==> flow/design.v <==
module SumModule(input [31:0] num1, num2, output signed [31:0] result);
    assign result = num1 + num2;
endmodule
module Mux2to1(input sel, input [31:0] a, b, output[31:0] out);
	assign out = (sel == 0) ? a : b;
endmodule
module Mux3to1(input [1:0] sel, input[31:0] a, b, c, output [31:0] out);
	assign out= (sel == 2'b00) ? a:
		    (sel == 2'b01) ? b:
		    (sel == 2'b10) ? c:
			{32{1'b0}};
endmodule
module Mux4to1(input [1:0] sel, input[31:0] a, b, c, d, output [31:0] out);
	assign out= (sel == 2'b00) ? a:
		    (sel == 2'b01) ? b:
		    (sel == 2'b10) ? c:
		    (sel == 2'b11) ? d:
			{32{1'b0}};
endmodule
module DFlipFlop(input clk, en, sclr, d, output reg q);
    always @(posedge clk) begin
        if (sclr)
            q <= 1'b0;
        else if (en)
            q <= d;
    end
endmodule
module Register #(parameter N = 32) (
    input clk, en, sclr,
    input [N-1:0] d,
    output reg [N-1:0] q
);
    always @(posedge clk) begin
        if (sclr)
            q <= {N{1'b0}};
        else if (en)
            q <= d;
    end
endmodule
module RegisterFile(input clk, we, input [4:0] A1, A2, A3, input[31:0] WD3, output[31:0] RD1, RD2);
	reg[31:0] regFile [1:31];
	assign RD1 = (A1 == 5'd0) ? 32'b0 : (we && A3 == A1) ? WD3 : regFile[A1];
	assign RD2 = (A2 == 5'd0) ? 32'b0 : (we && A3 == A2) ? WD3 : regFile[A2];
	always@(posedge clk)begin 
		if(we == 1 && A3 != 5'b0)
			regFile[A3] <= WD3;
	end
endmodule
module ArithmeticLogicUnit (input signed [31:0] operandA, operandB, input [2:0] controlSignal, output reg [31:0] result, output zeroFlag);
    always @(operandA, operandB, controlSignal) begin
        case (controlSignal)
            3'b000:  result = operandA + operandB;
            3'b001:  result = operandA - operandB;
            3'b010:  result = operandA & operandB;
            3'b011:  result = operandA | operandB;
            3'b100:  result = operandA ^ operandB;
            3'b101:  result = operandA < operandB ? 1'b1 : 1'b0;
            3'b110:  result = $unsigned(operandA) < $unsigned(operandB) ? 1'b1 : 1'b0;
            default: result = {32{1'b0}};
        endcase
    end
    assign zeroFlag = ~|result;
endmodule
module ImmediateExtend(input [2:0] immSelect, input [31:7] instructionPart, output reg [31:0] extendedImmediate);
    always @(immSelect, instructionPart) begin 
        case(immSelect)
            3'b000: extendedImmediate = {{20{instructionPart[31]}}, instructionPart[31:20]};
            3'b001: extendedImmediate = {{20{instructionPart[31]}}, instructionPart[31:25], instructionPart[11:7]};
            3'b010: extendedImmediate = {{12{instructionPart[31]}}, instructionPart[31], instructionPart[19:12], instructionPart[20], instructionPart[30:21], 1'b0};
            3'b011: extendedImmediate = {{19{instructionPart[31]}}, instructionPart[31], instructionPart[7], instructionPart[30:25], instructionPart[11:8], 1'b0};
            3'b100: extendedImmediate = {instructionPart[31:12], {12{1'b0}}};
            default: extendedImmediate = {32{1'b0}};
        endcase
    end
endmodule
module ControlUnit(input [2:0] function3, input [6:0] function7, opcode, output reg memWrite, aluSrc, regWrite, jump, branch, jalr, output reg [1:0] resultSrc, output reg [2:0] aluControl, immSrc);
    wire [9:0] functionn;
    assign functionn = {function7, function3};
    always @(function3, function7, opcode) begin
        {memWrite, aluSrc, regWrite, jump, branch, jalr, resultSrc, aluControl, immSrc} = 14'b00000000000000;
        case (opcode)
            7'b0110011: begin
                regWrite = 1'b1;
                case (functionn)
                    10'b0000000000: aluControl = 3'b000;
                    10'b0100000000: aluControl = 3'b001;
                    10'b0000000111: aluControl = 3'b010;
                    10'b0000000110: aluControl = 3'b011;
                    10'b0000000010: aluControl = 3'b101;
                    10'b0000000011: aluControl = 3'b110;
                endcase
            end
            7'b0000011: {regWrite, resultSrc, aluSrc} = 4'b1011;
            7'b0010011: begin
                {aluSrc, regWrite} = 2'b11;
                case (function3)
                    3'b100: aluControl = 3'b100;
                    3'b110: aluControl = 3'b011;
                    3'b010: aluControl = 3'b101;
                    3'b011: aluControl = 3'b110;
                endcase
            end
            7'b1100111: {jalr, aluSrc, resultSrc, regWrite} = 5'b11101;
            7'b0100011: {immSrc, aluSrc, memWrite} = 5'b00111;
            7'b1101111: {resultSrc, immSrc, regWrite, jump} = 7'b1001011;
            7'b1100011: begin
                {branch, immSrc} = 4'b1011;
                case (function3)
                    3'b000: aluControl = 3'b001;
                    3'b001: aluControl = 3'b001;
                    3'b100: aluControl = 3'b101;
                    3'b101: aluControl = 3'b101;
                endcase
            end
            7'b0110111: {resultSrc, immSrc, regWrite} = 6'b111001;
        endcase
    end
endmodule
module ControlDecoder(input jalrFlag, jumpFlag, branchFlag, zeroFlag, aluResultFlag, input [2:0] funcCode, output [1:0] pcSource);
    assign pcSource = (jalrFlag) ? 2'b10 :
        ((jumpFlag) ||
        (branchFlag && funcCode == 3'b000 && zeroFlag) ||  
        (branchFlag && funcCode == 3'b001 && ~zeroFlag) ||  
        (branchFlag && funcCode == 3'b100 && aluResultFlag) ||  
        (branchFlag && funcCode == 3'b101 && ~aluResultFlag)) ? 2'b01 :  
        2'b00;
endmodule
module HazardUnit(
    input RegWriteM, RegWriteW,
    input [1:0] ResultSrcE, PCSrcE, ResultSrcM, ResultSrcW,
    input [4:0] Rs1D, Rs2D, Rs1E, Rs2E, RdE, RdM, RdW,
    output StallF, StallD, FlushD, FlushE,
    output [1:0] ForwardAE, ForwardBE
);
    wire loadStall;
    assign ForwardAE = ((Rs1E == RdM && RegWriteM) && Rs1E != 0) ? 2'b10 :
                      (((Rs1E == RdW && RegWriteW) && Rs1E != 0) || (Rs1E == RdW && ResultSrcW == 2'b11 && Rs1E != 0)) ? 2'b01 :
                      (Rs1E == RdM && ResultSrcM == 2'b11 && Rs1E != 0) ? 2'b11 :
                      2'b00;
    assign ForwardBE = ((Rs2E == RdM && RegWriteM) && Rs2E != 0) ? 2'b10 :
                      (((Rs2E == RdW && RegWriteW) && Rs2E != 0) || (Rs2E == RdW && ResultSrcW == 2'b11 && Rs2E != 0)) ? 2'b01 :
                      (Rs2E == RdM && ResultSrcM == 2'b11 && Rs2E != 0) ? 2'b11 :
                      2'b00;
    assign loadStall = ((Rs1D == RdE) || (Rs2D == RdE)) && ResultSrcE == 2'b01;
    assign StallF = loadStall;
    assign StallD = loadStall;
    assign FlushE = loadStall || (PCSrcE == 2'b01) || (PCSrcE == 2'b10);
    assign FlushD = (PCSrcE == 2'b01) || (PCSrcE == 2'b10);
endmodule
module IF_ID_Regs(
    input clk, sclr, en, 
    input [31:0] InstrF, PCF, PCPlus4F, 
    output [31:0] InstrD, PCD, PCPlus4D
);
    Register R1(clk, en, sclr, InstrF, InstrD);
    Register R2(clk, en, sclr, PCF, PCD);
    Register R3(clk, en, sclr, PCPlus4F, PCPlus4D);
endmodule
module ID_EX_Regs(
    input clk, sclr, RegWriteD, MemWriteD, ALUSrcD, JumpD, BranchD, JalrD, 
    input [1:0] ResultSrcD, 
    input [2:0] ALUControlD, func3D, 
    input [4:0] Rs1D, Rs2D, RdD, 
    input [31:0] PCD, ExtImmD, PCPlus4D, RD1D, RD2D, 
    output RegWriteE, MemWriteE, ALUSrcE, JumpE, BranchE, JalrE, 
    output [1:0] ResultSrcE, 
    output [2:0] ALUControlE, func3E, 
    output [4:0] Rs1E, Rs2E, RdE, 
    output [31:0] PCE, ExtImmE, PCPlus4E, RD1E, RD2E
);
    DFlipFlop D1(clk, 1'b1, sclr, RegWriteD, RegWriteE);
    DFlipFlop D2(clk, 1'b1, sclr, MemWriteD, MemWriteE);
    DFlipFlop D3(clk, 1'b1, sclr, JumpD, JumpE);
    DFlipFlop D4(clk, 1'b1, sclr, ALUSrcD, ALUSrcE);
    DFlipFlop D5(clk, 1'b1, sclr, BranchD, BranchE);
    DFlipFlop D6(clk, 1'b1, sclr, JalrD, JalrE);
    Register #(2) R4 (clk, 1'b1, sclr, ResultSrcD, ResultSrcE);
    Register #(3) R5 (clk, 1'b1, sclr, ALUControlD, ALUControlE);
    Register #(3) R6 (clk, 1'b1, sclr, func3D, func3E);
    Register #(5) R7 (clk, 1'b1, sclr, Rs1D, Rs1E);
    Register #(5) R8 (clk, 1'b1, sclr, Rs2D, Rs2E);
    Register #(5) R9 (clk, 1'b1, sclr, RdD, RdE);
    Register R10 (clk, 1'b1, sclr, PCD, PCE);
    Register R11(clk, 1'b1, sclr, ExtImmD, ExtImmE);
    Register R12(clk, 1'b1, sclr, PCPlus4D, PCPlus4E);
    Register R13(clk, 1'b1, sclr, RD1D, RD1E);
    Register R14(clk, 1'b1, sclr, RD2D, RD2E);
endmodule
module EX_Mem_Regs(
    input clk, rst, RegWriteE, MemWriteE, 
    input [1:0] ResultSrcE, 
    input [4:0] RdE, 
    input [31:0] ALUResultE, WriteDataE, ExtImmE, PCPlus4E, 
    output RegWriteM, MemWriteM, 
    output [1:0] ResultSrcM, 
    output [4:0] RdM, 
    output [31:0] ALUResultM, WriteDataM, ExtImmM, PCPlus4M
);
    DFlipFlop D7(clk, 1'b1, rst, RegWriteE, RegWriteM);
    DFlipFlop D8(clk, 1'b1, rst, MemWriteE, MemWriteM);
    Register #(2) R15 (clk, 1'b1, rst, ResultSrcE, ResultSrcM);
    Register #(5) R16 (clk, 1'b1, rst, RdE, RdM);
    Register R17 (clk, 1'b1, 1'b0, ALUResultE, ALUResultM);
    Register R18 (clk, 1'b1, 1'b0, WriteDataE, WriteDataM);
    Register R19 (clk, 1'b1, 1'b0, ExtImmE, ExtImmM);
    Register R20 (clk, 1'b1, 1'b0, PCPlus4E, PCPlus4M);
endmodule
module Mem_WB_Regs(
    input clk, rst, RegWriteM, 
    input [1:0] ResultSrcM, 
    input [4:0] RdM, 
    input [31:0] ALUResultM, ReadDataM, ExtImmM, PCPlus4M, 
    output RegWriteW, 
    output [1:0] ResultSrcW, 
    output [4:0] RdW, 
    output [31:0] ALUResultW, ReadDataW, ExtImmW, PCPlus4W
);
    DFlipFlop D9(clk, 1'b1, rst, RegWriteM, RegWriteW);
    Register #(2) R21 (clk, 1'b1, rst, ResultSrcM, ResultSrcW);
    Register #(5) R22 (clk, 1'b1, rst, RdM, RdW);
    Register R23 (clk, 1'b1, 1'b0, ALUResultM, ALUResultW);
    Register R24 (clk, 1'b1, 1'b0, ReadDataM, ReadDataW);
    Register R25 (clk, 1'b1, 1'b0, ExtImmM, ExtImmW);
    Register R26 (clk, 1'b1, 1'b0, PCPlus4M, PCPlus4W);
endmodule
module DataPath (
    input clk, rst, MemWriteD, ALUSrcD, RegWriteD, JumpD, BranchD, JalrD, StallF, StallD, FlushD, FlushE, 
    input [1:0] ResultSrcD, ForwardAE, ForwardBE, PCSrcE, 
    input [2:0] ALUControlD, ImmSrcD, 
    output BranchE, JumpE, JalrE, ZeroE, ALUResult0, RegWriteM, RegWriteW, 
    output [1:0] ResultSrcE,  
    output [2:0] func3D, func3E, 
    output [6:0] func7, op, 
    output [4:0] Rs1D, Rs2D, Rs1E, Rs2E, RdE, RdM, RdW, 
    output [1:0] ResultSrcM, ResultSrcW,
    output [31:0] imem_addr, input [31:0] imem_rdata,
    output [31:0] dmem_addr, output [31:0] dmem_wdata, output dmem_we, input [31:0] dmem_rdata
);
    wire [31:0] PCPlus4F, PCTargetE, ALUResultE, PCF_, PCF, InstrF, InstrD, ResultW, RD1D, RD2D, ExtImmD, SrcAE, ALUResultM, RD1E, RD2E,
        WriteDataE, ExtImmE, SrcBE, PCE, WriteDataM, ReadDataM, ALUResultW, ReadDataW, PCPlus4W, ExtImmW, PCD, PCPlus4D, PCPlus4E, ExtImmM, PCPlus4M;
    wire [4:0] RdD;
    wire [2:0] ALUControlE;
    wire [31:0] ResultM;
    wire MemWriteM, RegWriteE, MemWriteE, ALUSrcE;
    assign ALUResult0 = ALUResultE[0];
    assign Rs1D = InstrD[19:15];
    assign Rs2D = InstrD[24:20];
    assign RdD = InstrD[11:7];
    assign func3D = InstrD[14:12];
    assign func7 = InstrD[31:25];
    assign op = InstrD[6:0];
    Mux3to1 PCMux(PCSrcE, PCPlus4F, PCTargetE, ALUResultE, PCF_);
    Register PCReg(clk, ~StallF, rst, PCF_, PCF);
    assign imem_addr = PCF;
    assign InstrF = imem_rdata;
    SumModule PCAdd4(PCF, 4, PCPlus4F);
    IF_ID_Regs IF_ID_Reg(clk, FlushD | rst, ~StallD, InstrF, PCF, PCPlus4F, InstrD, PCD, PCPlus4D);
    RegisterFile RegFile(clk, RegWriteW, InstrD[19:15], InstrD[24:20], RdW, ResultW, RD1D, RD2D);
    ImmediateExtend Extend(ImmSrcD, InstrD[31:7], ExtImmD);
    ID_EX_Regs ID_EX_Reg(clk, FlushE | rst, RegWriteD, MemWriteD, ALUSrcD, JumpD, BranchD, JalrD, ResultSrcD, ALUControlD, 
        func3D, Rs1D, Rs2D, RdD, PCD, ExtImmD, PCPlus4D, RD1D, RD2D, RegWriteE, MemWriteE, ALUSrcE, JumpE, BranchE, JalrE, 
        ResultSrcE, ALUControlE, func3E, Rs1E, Rs2E, RdE, PCE, ExtImmE, PCPlus4E, RD1E, RD2E);
    Mux4to1 ForwardAMux(ForwardAE, RD1E, ResultW, ResultM, ExtImmE, SrcAE);
    Mux4to1 ForwardBMux(ForwardBE, RD2E, ResultW, ResultM, ExtImmE, WriteDataE);
    Mux2to1 ALUSrcBMux(ALUSrcE, WriteDataE, ExtImmE, SrcBE);
    SumModule PCImmAdd(PCE, ExtImmE, PCTargetE);
    ArithmeticLogicUnit ALU(SrcAE, SrcBE, ALUControlE, ALUResultE, ZeroE);
    EX_Mem_Regs EX_Mem_Reg(clk, rst, RegWriteE, MemWriteE, ResultSrcE, RdE, ALUResultE, WriteDataE, ExtImmE, 
        PCPlus4E, RegWriteM, MemWriteM, ResultSrcM, RdM, ALUResultM, WriteDataM, ExtImmM, PCPlus4M);
    assign dmem_addr = ALUResultM;
    assign dmem_wdata = WriteDataM;
    assign dmem_we = MemWriteM;
    assign ReadDataM = dmem_rdata;
    assign ResultM = ResultSrcM[1] ? (ResultSrcM[0] ? ExtImmM : PCPlus4M) : ALUResultM;
    Mem_WB_Regs Mem_WB_Reg(clk, rst, RegWriteM, ResultSrcM, RdM, ALUResultM, ReadDataM, ExtImmM, PCPlus4M, 
        RegWriteW, ResultSrcW, RdW, ALUResultW, ReadDataW, ExtImmW, PCPlus4W);
    Mux4to1 ResultSrcMux(ResultSrcW, ALUResultW, ReadDataW, PCPlus4W, ExtImmW, ResultW);
endmodule
module TopLevelPipe(input clk, rst,
	output [31:0] imem_addr, input [31:0] imem_rdata,
	output [31:0] dmem_addr, output [31:0] dmem_wdata, output dmem_we, input [31:0] dmem_rdata);
	wire MemWriteD, ALUSrcD, RegWriteD, JumpD, BranchD, JalrD, RegWriteM, RegWriteW, JalrE, JumpE, BranchE, ZeroE, ALUResult0, StallF, StallD, FlushD, FlushE;
	wire[1:0] ResultSrcD, ResultSrcE, PCSrcE, ForwardAE, ForwardBE, ResultSrcM, ResultSrcW;
	wire[2:0] func3D, func3E, ALUControlD, ImmSrcD;
	wire[4:0] Rs1D, Rs2D, Rs1E, Rs2E, RdE, RdM, RdW;
	wire[6:0] func7, op;
	ControlUnit	CTRL(func3D, func7, op, MemWriteD, ALUSrcD, RegWriteD, JumpD, BranchD, JalrD, ResultSrcD, ALUControlD, ImmSrcD);
	HazardUnit	HU(RegWriteM, RegWriteW, ResultSrcE, PCSrcE, ResultSrcM, ResultSrcW, Rs1D, Rs2D, Rs1E, Rs2E, RdE, RdM, RdW, StallF, StallD, FlushD, FlushE, ForwardAE, ForwardBE);
	ControlDecoder		DC(JalrE, JumpE, BranchE, ZeroE, ALUResult0, func3E, PCSrcE);
	DataPath	DP(clk, rst, MemWriteD, ALUSrcD, RegWriteD, JumpD, BranchD, JalrD, StallF, StallD, FlushD, FlushE, 
		ResultSrcD, ForwardAE, ForwardBE, PCSrcE, ALUControlD, ImmSrcD, BranchE, JumpE, JalrE, ZeroE, ALUResult0, RegWriteM, RegWriteW, 
		ResultSrcE, func3D, func3E, func7, op, Rs1D, Rs2D, Rs1E, Rs2E, RdE, RdM, RdW, ResultSrcM, ResultSrcW,
		imem_addr, imem_rdata, dmem_addr, dmem_wdata, dmem_we, dmem_rdata);
endmodule
Hand-over note for TopLevelPipe

* Reports on TopLevelPipe
Tool output for the design above before and after an edit, in the order of the flow.
"unedited" refers to lines of the RTL above, "edited" to lines of the edited file.
"difference" is "edited" less "unedited", of the values as shown; "relative change" is that difference over "unedited", in percent.
Operators carry their Yosys type and port widths (W data, S select, Z words).
Library cell names are shortened.
The mark - stands for no value.
- Design top :: TopLevelPipe
- Clock port :: clk
- Standard-cell library :: sky130hd
- Corner :: tt_025C_1v80

* The edit
Unified diff, file above to edited file.
The edited RTL no longer does the same as the RTL above: the edit was made by script, with no optimisation intended.
#+begin_src diff
@@ -1,4 +1,4 @@
 module SumModule(input [31:0] num1, num2, output signed [31:0] result);
-    assign result = num1 + num2;
+    assign result = num1 | num2;
 endmodule
 module Mux2to1(input sel, input [31:0] a, b, output[31:0] out);
#+end_src

* Elaborated design
Yosys after proc, flatten, opt, wreduce and memory -nomap, before mapping. Print and check cells are not counted.
Memory sizes are those after Yosys's memory passes, which may raise the word count (mostly to a power of two), join words into wider ones and drop unused or constant bits.
** Operators by class
- equal/unequal tests :: unedited 51, edited 51, difference 0, relative change 0.00%
- reduce/logical cells :: unedited 58, edited 59, difference +1, relative change +1.72%
- order comparisons :: unedited 2, edited 2, difference 0, relative change 0.00%
- bitwise operators :: unedited 6, edited 9, difference +3, relative change +50.00%
- add/sub/neg operators :: unedited 4, edited 2, difference -2, relative change -50.00%
- mux-type cells :: unedited 45, edited 45, difference 0, relative change 0.00%
** Operators by type and width
- $not A1 Y1 :: unedited 1, edited 3, difference +2, relative change +200.00%
- $mux W32 :: unedited 19, edited 18, difference -1, relative change -5.26%
- $add A32 B32 Y32 :: unedited 2, edited 1, difference -1, relative change -50.00%
- $add A32 B3 Y32 const B :: unedited 1, edited 0, difference -1, relative change -100.00%
- $or A32 B32 Y32 :: unedited 1, edited 2, difference +1, relative change +100.00%
- $mux W3 :: unedited 0, edited 1, difference +1
- $reduce_and A2 Y1 :: unedited 0, edited 1, difference +1
- $logic_and A1 B1 Y1 :: unedited 26, edited 26, difference 0, relative change 0.00%
- $logic_or A1 B1 Y1 :: unedited 10, edited 10, difference 0, relative change 0.00%
- $mux W1 :: unedited 10, edited 10, difference 0, relative change 0.00%
- $eq A3 B3 Y1 const B :: unedited 9, edited 9, difference 0, relative change 0.00%
- $eq A2 B2 Y1 const B :: unedited 8, edited 8, difference 0, relative change 0.00%
- $mux W2 :: unedited 7, edited 7, difference 0, relative change 0.00%
- $eq A3 B2 Y1 const B :: unedited 6, edited 6, difference 0, relative change 0.00%
- $eq A5 B5 Y1 :: unedited 6, edited 6, difference 0, relative change 0.00%
- $eq A2 B1 Y1 const B :: unedited 5, edited 5, difference 0, relative change 0.00%
- $reduce_or A2 Y1 :: unedited 5, edited 5, difference 0, relative change 0.00%
- $eq A3 B1 Y1 const B :: unedited 4, edited 4, difference 0, relative change 0.00%
- $logic_not A2 Y1 :: unedited 4, edited 4, difference 0, relative change 0.00%
- $logic_not A3 Y1 :: unedited 4, edited 4, difference 0, relative change 0.00%
- $eq A7 B6 Y1 const B :: unedited 3, edited 3, difference 0, relative change 0.00%
- $eq A7 B7 Y1 const B :: unedited 3, edited 3, difference 0, relative change 0.00%
- $reduce_bool A5 Y1 :: unedited 3, edited 3, difference 0, relative change 0.00%
- $eq A10 B2 Y1 const B :: unedited 2, edited 2, difference 0, relative change 0.00%
- $eq A10 B3 Y1 const B :: unedited 2, edited 2, difference 0, relative change 0.00%
- $logic_not A5 Y1 :: unedited 2, edited 2, difference 0, relative change 0.00%
- $lt A32 B32 Y1 :: unedited 2, edited 2, difference 0, relative change 0.00%
- $or A1 B1 Y1 :: unedited 2, edited 2, difference 0, relative change 0.00%
Not every row of either side is listed.
** Bit counts
- register bits :: unedited 526, edited 526, difference 0, relative change 0.00%
- bits in writable memories :: unedited 992, edited 992, difference 0, relative change 0.00%
- memories :: unedited 1, edited 1, difference 0, relative change 0.00%
- clocked read ports x word width :: unedited 64, edited 64, difference 0, relative change 0.00%
- output and inout port bits :: unedited 97, edited 97, difference 0, relative change 0.00%
** Memory list
- shape (words x width / read and write ports) :: unedited DP.RegFile.regFile 31 x 32 bit 2R1W, edited DP.RegFile.regFile 31 x 32 bit 2R1W

* Logic depth
Depth = most cells in a row (Yosys ltp): at word level without a register or memory, in the mapped netlist without a sequential cell, where the memories' decode and read muxes count.
** Logic depth
- depth after elaboration :: unedited 29, edited 29, difference 0, relative change 0.00%
- ABC_AREA :: unedited 0, edited 0
- gate-level depth with buffers :: unedited 30, edited 28, difference -2, relative change -6.67%

* Netlist
The flow's flattened synthesis, as Yosys stat reports it; memories are mapped. The netlist is that of the ABC_AREA named above (0 if unset); the other value can give another one.
** Mapped netlist
- flip-flops :: unedited 1582, edited 1524, difference -58, relative change -3.67%
- cells in the netlist :: unedited 5314, edited 5004, difference -310, relative change -5.83%
- buffers :: unedited 373, edited 376, difference +3, relative change +0.80%
- mapped area (sq um) :: unedited 74465.2, edited 70382.5, difference -4082.7, relative change -5.48%
- sequential area (sq um) :: unedited 41599.9, edited 40438.8, difference -1161.1, relative change -2.79%
** Cells by type
- nor3_1 :: unedited 40, edited 189, difference +149, relative change +372.50%
- nand2_1 :: unedited 362, edited 251, difference -111, relative change -30.66%
- and3_1 :: unedited 116, edited 14, difference -102, relative change -87.93%
- nor2_1 :: unedited 412, edited 344, difference -68, relative change -16.50%
- mux4_2 :: unedited 608, edited 548, difference -60, relative change -9.87%
- a211oi_2 :: unedited 62, edited 2, difference -60, relative change -96.77%
- dfxtp_1 :: unedited 590, edited 532, difference -58, relative change -9.83%
- and2_1 :: unedited 18, edited 67, difference +49, relative change +272.22%
- o22ai_1 :: unedited 40, edited 1, difference -39, relative change -97.50%
- o21ai_0 :: unedited 132, edited 169, difference +37, relative change +28.03%
- xnor2_1 :: unedited 61, edited 26, difference -35, relative change -57.38%
- mux2_2 :: unedited 18, edited 51, difference +33, relative change +183.33%
- ha_1 :: unedited 145, edited 113, difference -32, relative change -22.07%
- a211o_1 :: unedited 38, edited 6, difference -32, relative change -84.21%
- xor2_1 :: unedited 48, edited 18, difference -30, relative change -62.50%
- a221oi_1 :: unedited 3, edited 33, difference +30, relative change +1000.00%
- a22oi_1 :: unedited 16, edited 44, difference +28, relative change +175.00%
- o221ai_1 :: unedited 13, edited 34, difference +21, relative change +161.54%
Not every row of either side is listed.
By module: a second synthesis without flattening, with its own total; a netlist apart from the flattened one above.
** Second synthesis, totals
- cells (unflattened synthesis) :: unedited 6557, edited 6149, difference -408, relative change -6.22%
- area total of the unflattened synthesis (sq um) :: unedited 83991.8, edited 80957.6, difference -3034.2, relative change -3.61%
Rows give one instance, submodules left out.
** Modules, unedited
- RegisterFile :: times used 1, area 47200.3 sq um, cells 2759
- Register :: times used 17, area 1163.6 sq um, cells 103
- ArithmeticLogicUnit :: times used 1, area 5969.5 sq um, cells 885
- SumModule :: times used 2, area 1725.4 sq um, cells 236
- Mux4to1 :: times used 3, area 814.5 sq um, cells 39
- Register #(N=5) :: times used 5, area 180.2 sq um, cells 16
- Mux3to1 :: times used 1, area 787.0 sq um, cells 77
- DataPath :: times used 1, area 733.2 sq um, cells 113
- ImmediateExtend :: times used 1, area 551.8 sq um, cells 69
- Mux2to1 :: times used 1, area 544.3 sq um, cells 36
- HazardUnit :: times used 1, area 496.7 sq um, cells 68
- ControlUnit :: times used 1, area 341.6 sq um, cells 55
- DFlipFlop :: times used 9, area 33.8 sq um, cells 3
- Register #(N=2) :: times used 3, area 67.6 sq um, cells 6
unedited: Modules not listed: 7.
** Modules, edited
- RegisterFile :: times used 1, area 47200.3 sq um, cells 2759
- Register :: times used 17, area 1163.6 sq um, cells 103
- ArithmeticLogicUnit :: times used 1, area 5985.7 sq um, cells 885
- Mux4to1 :: times used 3, area 814.5 sq um, cells 39
- Register #(N=5) :: times used 5, area 180.2 sq um, cells 16
- Mux3to1 :: times used 1, area 787.0 sq um, cells 77
- DataPath :: times used 1, area 733.2 sq um, cells 113
- ImmediateExtend :: times used 1, area 551.8 sq um, cells 69
- Mux2to1 :: times used 1, area 544.3 sq um, cells 36
- HazardUnit :: times used 1, area 496.7 sq um, cells 68
- SumModule :: times used 2, area 200.2 sq um, cells 32
- ControlUnit :: times used 1, area 341.6 sq um, cells 55
- DFlipFlop :: times used 9, area 33.8 sq um, cells 3
- Register #(N=2) :: times used 3, area 67.6 sq um, cells 6
edited: Modules not listed: 7.

* Timing after synthesis
OpenSTA on the mapped netlist: ideal clock, no wires. The path of least setup slack (recovery checks aside). Input and output delay are each 20% of the period. Register names are those of the netlist, which keeps one name where synthesis merged equal registers.
** Path post-synthesis
- path type :: unedited register -> register, edited register -> register
- start point :: unedited register DP.Mem_WB_Reg.R21.q[0], edited register DP.Mem_WB_Reg.R21.q[0]
- end point :: unedited register DP.PCReg.q[19], edited register DP.PCReg.q[13]
- clock period (ns) :: unedited 10.0, edited 10.0, difference 0.0, relative change 0.00%
- setup slack (ns) :: unedited 3.476, edited 3.662, difference +0.186
- data required time (ns) :: unedited 9.900, edited 9.881, difference -0.019, relative change -0.19%
- driving pins on the path :: unedited 24, edited 24, difference 0, relative change 0.00%
- arrival (ns) :: unedited 6.425, edited 6.219, difference -0.206, relative change -3.21%
- delay of the path (ns) :: unedited 6.525, edited 6.338, difference -0.187, relative change -2.87%
- time at the first pin (ns) :: unedited 0.000, edited 0.000, difference 0.000
- synthesis period reached (ns) :: unedited 6.524, edited 6.338, difference -0.186, relative change -2.85%
"delay of the path" = arrival - input delay + setup time.
"driving pins on the path" counts driving pins, that of a launching flip-flop among them; a cell with two outputs on the path counts twice.
"synthesis period reached" = period - worst setup slack (recovery checks aside). The figure is calculated, with input and output delays left at 20% of the set period.
Between the ends, post-synthesis, unedited:
- Cells stage by stage :: dfxtp_1 -> clkbuf_1 -> buf_1 -> buf_1 -> mux4_2 -> nor2_1 -> a21oi_1 -> o22ai_1 -> a21oi_1 -> mux2i_1 -> ha_1 -> buf_2 -> or4_1 -> a21oi_1 -> o21ai_0 -> and2_1 -> a211o_1 -> nor3_1 -> o2111a_1 -> and4_2 -> a21bo_4 -> nand3_4 -> mux2_4 -> a2111oi_4
- Elaborated cells between the ends (all ways) :: 64
- Those cells by class :: 2 x add/sub; 2 x compare; 11 x eq/ne; 25 x mux; 4 x logic; 20 x reduce/logical
** Ends and longest elaborated chain, post-synthesis, unedited
- from (decl) :: line 31 : output reg [N-1:0] q
- from (assign) :: line 35 : q <= {N{1'b0}};
- from (assign) :: line 37 : q <= d;
- to (assign) :: line 35
- to (assign) :: line 37
- to (decl) :: line 31
unedited: No chain of elaborated cells between the ends is given.
Some nets on the timed path still bear RTL names; the line given drives or declares the net.
** Nets with RTL names, path post-synthesis, unedited
- DP.ForwardAMux.b[4] :: line 14 : assign out= (sel == 2'b00) ? a:
- DP.ALUSrcBMux.a[4] :: line 14
- DP.ALU.result[15] :: line 51 : case (controlSignal)
Between the ends, post-synthesis, edited:
- Cells stage by stage :: dfxtp_1 -> clkbuf_1 -> buf_1 -> mux4_2 -> a22oi_1 -> a21oi_1 -> mux2i_1 -> inv_1 -> fa_1 -> nand2b_1 -> a2111o_1 -> and2_1 -> o31a_1 -> a21bo_1 -> a221o_1 -> or3_1 -> nor4_1 -> and3_1 -> and4_1 -> buf_4 -> mux2i_4 -> nor3b_4 -> buf_4 -> a21oi_1
- Elaborated cells between the ends (all ways) :: 65
- Those cells by class :: 2 x add/sub; 2 x compare; 11 x eq/ne; 24 x mux; 5 x logic; 21 x reduce/logical
** Ends and longest elaborated chain, post-synthesis, edited
- from (decl) :: line 31 : output reg [N-1:0] q
- from (assign) :: line 35 : q <= {N{1'b0}};
- from (assign) :: line 37 : q <= d;
- to (assign) :: line 35
- to (assign) :: line 37
- to (decl) :: line 31
edited: No chain of elaborated cells between the ends is given.
** Nets with RTL names, path post-synthesis, edited
- DP.ForwardAMux.b[1] :: line 14 : assign out= (sel == 2'b00) ? a:
- DP.ALUSrcBMux.a[1] :: line 14
- DP.ALU.result[8] :: line 51 : case (controlSignal)

* Path in the finished layout
Path of least setup slack in the final report of the runs of pair 1 (OpenROAD, finished layout, wires in). Where an end is a register, its clock arrival counts in the times.
** Path post-layout
- path type :: unedited register -> register, edited register -> register
- start point :: unedited register DP.Mem_WB_Reg.R22.q[4], edited register DP.Mem_WB_Reg.R22.q[3]
- end point :: unedited register DP.ID_EX_Reg.R5.q, edited register DP.ID_EX_Reg.R10.q[15]
- time at the first pin (ns) :: unedited 0.83, edited 0.80, difference -0.03, relative change -3.61%
- driving pins on the path :: unedited 26, edited 24, difference -2, relative change -7.69%
- clock period (ns) :: unedited 9.32, edited 9.32, difference 0.00, relative change 0.00%
- data required time (ns) :: unedited 10.06, edited 10.06, difference 0.00, relative change 0.00%
- setup slack (ns) :: unedited 0.54, edited 0.66, difference +0.12
- arrival (ns) :: unedited 9.52, edited 9.39, difference -0.13, relative change -1.37%
An end named without its bit number is one bit of that signal or, where synthesis recoded a state register, one of its new flip-flops.
The rows between start and end are the longest chain of elaborated cells between them; the timing report does not say that the signal goes this way. Where chains are equally long, one stands for them.
Each line given opens the expression or statement behind the cell; cells for indexed reads and writes are added by Yosys, which also makes memories of some case tables.
Between the ends, post-layout, unedited:
- Cells stage by stage :: dfxtp_1 -> xnor2_1 -> nand4_1 -> or4_2 -> and2_1 -> nand2_1 -> buf_4 -> o22ai_1 -> a21oi_1 -> mux2_2 -> ha_1 -> or3_4 -> or3b_1 -> o311ai_2 -> o2111ai_4 -> o31ai_4 -> a21oi_1 -> buf_4 -> nor4_1 -> o2111a_1 -> and4_2 -> a21boi_2 -> nor3_4 -> buf_12 -> nand2_4 -> nor4_1
- Cells in the longest elaborated chain :: 28
- Elaborated cells between the ends (all ways) :: 61
- Those cells by class :: 2 x add/sub; 2 x compare; 10 x eq/ne; 18 x mux; 5 x logic; 24 x reduce/logical
** Ends and longest elaborated chain, post-layout, unedited
- from (decl) :: line 31 : output reg [N-1:0] q
- from (assign) :: line 35 : q <= {N{1'b0}};
- from (assign) :: line 37 : q <= d;
- $eq A5 B5 Y1 :: line 141 : (((Rs2E == RdW && RegWriteW) && Rs2E != 0) || (Rs2E == RdW && ResultSrcW == 2'b11 && Rs2E != 0)) ? 2'b01 :
- $logic_and A1 B1 Y1 x2 :: line 141
- $logic_or A1 B1 Y1 :: line 141
- $mux W2 :: line 141
- $mux W2 :: line 140 : assign ForwardBE = ((Rs2E == RdM && RegWriteM) && Rs2E != 0) ? 2'b10 :
- $eq A2 B2 Y1 :: line 17 : (sel == 2'b11) ? d:
- $mux W32 :: line 17
- [9 not listed]
- $logic_and A1 B1 Y1 :: line 122 : (branchFlag && funcCode == 3'b000 && zeroFlag) ||
- $logic_or A1 B1 Y1 x4 :: line 121 : ((jumpFlag) ||
- $mux W1 :: line 121
- $mux W2 :: line 120 : assign pcSource = (jalrFlag) ? 2'b10 :
- $eq A2 B1 Y1 :: line 147 : assign FlushE = loadStall || (PCSrcE == 2'b01) || (PCSrcE == 2'b10);
- $logic_or A1 B1 Y1 x2 :: line 147
- $or A1 B1 Y1 :: line 260 : ID_EX_Regs ID_EX_Reg(clk, FlushE | rst, RegWriteD, MemWriteD, ALUSrcD, JumpD, BranchD, JalrD, ResultSrcD, ALUC ...
- to (assign) :: line 35
- to (assign) :: line 37
- to (decl) :: line 31
Some nets on the timed path still bear RTL names; the line given drives or declares the net.
** Nets with RTL names, path post-layout, unedited
- DP.ALUSrcBMux.a[11] :: line 14 : assign out= (sel == 2'b00) ? a:
- ALUResult0 :: line 51 : case (controlSignal)
Between the ends, post-layout, edited:
- Cells stage by stage :: dfxtp_1 -> xnor2_1 -> and3_1 -> o21ai_1 -> nand2_1 -> buf_4 -> o221ai_1 -> o21ai_0 -> o21a_1 -> ha_1 -> nor2b_1 -> o21ai_1 -> a211oi_2 -> o21ai_1 -> a2111oi_2 -> nor4_1 -> or4_4 -> nor2_1 -> nor4b_2 -> and4_1 -> mux2i_1 -> and3b_2 -> buf_4 -> and2_1
- Elaborated cells between the ends (all ways) :: 61
- Those cells by class :: 2 x add/sub; 2 x compare; 10 x eq/ne; 18 x mux; 5 x logic; 24 x reduce/logical
** Ends and longest elaborated chain, post-layout, edited
- from (decl) :: line 31 : output reg [N-1:0] q
- from (assign) :: line 35 : q <= {N{1'b0}};
- from (assign) :: line 37 : q <= d;
- to (assign) :: line 35
- to (assign) :: line 37
- to (decl) :: line 31
edited: No chain of elaborated cells between the ends is given.
** Nets with RTL names, path post-layout, edited
- DP.ALU.result[28] :: line 51 : case (controlSignal)

* Layout results
Both versions went through the flow (Yosys, OpenROAD) with the same settings in each pair. Constraints: input delay and output delay 20% of the set period each, output load 0.01 pF.
Flow settings, pair 1:
- CORE_UTILIZATION :: 40
- period_ns :: 9.32
- CAP_MARGIN :: 20
- CORE_MARGIN :: 2
- SLEW_MARGIN :: 20
** Measured results, pair 1
- total power after layout (uW) :: unedited 17211, edited 16527, difference -684, relative change -3.97%
- post-synthesis cell area (sq um) :: unedited 74465.2, edited 70382.5, difference -4082.7, relative change -5.48%
- total negative slack (ns) :: unedited 0.000, edited 0.000, difference 0.000
- area of the standard cells in the finished layout (sq um) :: unedited 84778.8, edited 80267.0, difference -4511.8, relative change -5.32%
- area of the die (sq um) :: unedited 189630.0, edited 179327.0, difference -10303.0, relative change -5.43%
- utilization in the final report (%) :: unedited 45.8, edited 46.0, difference +0.2
- smallest hold slack (ns) :: unedited 0.306, edited 0.325, difference +0.019
- lowest setup slack (ns) :: unedited 0.539, edited 0.662, difference +0.123
- reached clock period (ns) :: unedited 8.781, edited 8.658, difference -0.123, relative change -1.40%
Flow settings, pair 2:
- CAP_MARGIN :: 30
- CORE_UTILIZATION :: 61
- GPL_TIMING_DRIVEN :: 1
- MIN_ROUTING_LAYER :: met1
- PLACE_DENSITY_LB_ADDON :: 0.23
- SLEW_MARGIN :: 5
- period_ns :: 5.27
- CORE_MARGIN :: 2
** Measured results, pair 2
- total power after layout (uW) :: unedited 31290, edited 30131, difference -1159, relative change -3.70%
- post-synthesis cell area (sq um) :: unedited 74465.2, edited 70382.5, difference -4082.7, relative change -5.48%
- total negative slack (ns) :: unedited -323.422, edited -276.376, difference +47.046
- area of the standard cells in the finished layout (sq um) :: unedited 92213.4, edited 87194.9, difference -5018.5, relative change -5.44%
- area of the die (sq um) :: unedited 124884.0, edited 118116.0, difference -6768.0, relative change -5.42%
- utilization in the final report (%) :: unedited 76.0, edited 76.3, difference +0.3
- smallest hold slack (ns) :: unedited 0.326, edited 0.345, difference +0.019
- lowest setup slack (ns) :: unedited -1.188, edited -1.146, difference +0.042
- reached clock period (ns) :: unedited 6.458, edited 6.416, difference -0.042, relative change -0.65%
"reached clock period" is the run's clock period less its worst setup slack. It is reckoned from that one timing run; input and output delays stay at 20% of the period that was set.
"total power after layout": no workload was simulated; the value follows from the tool's default switching activity.

End of note.
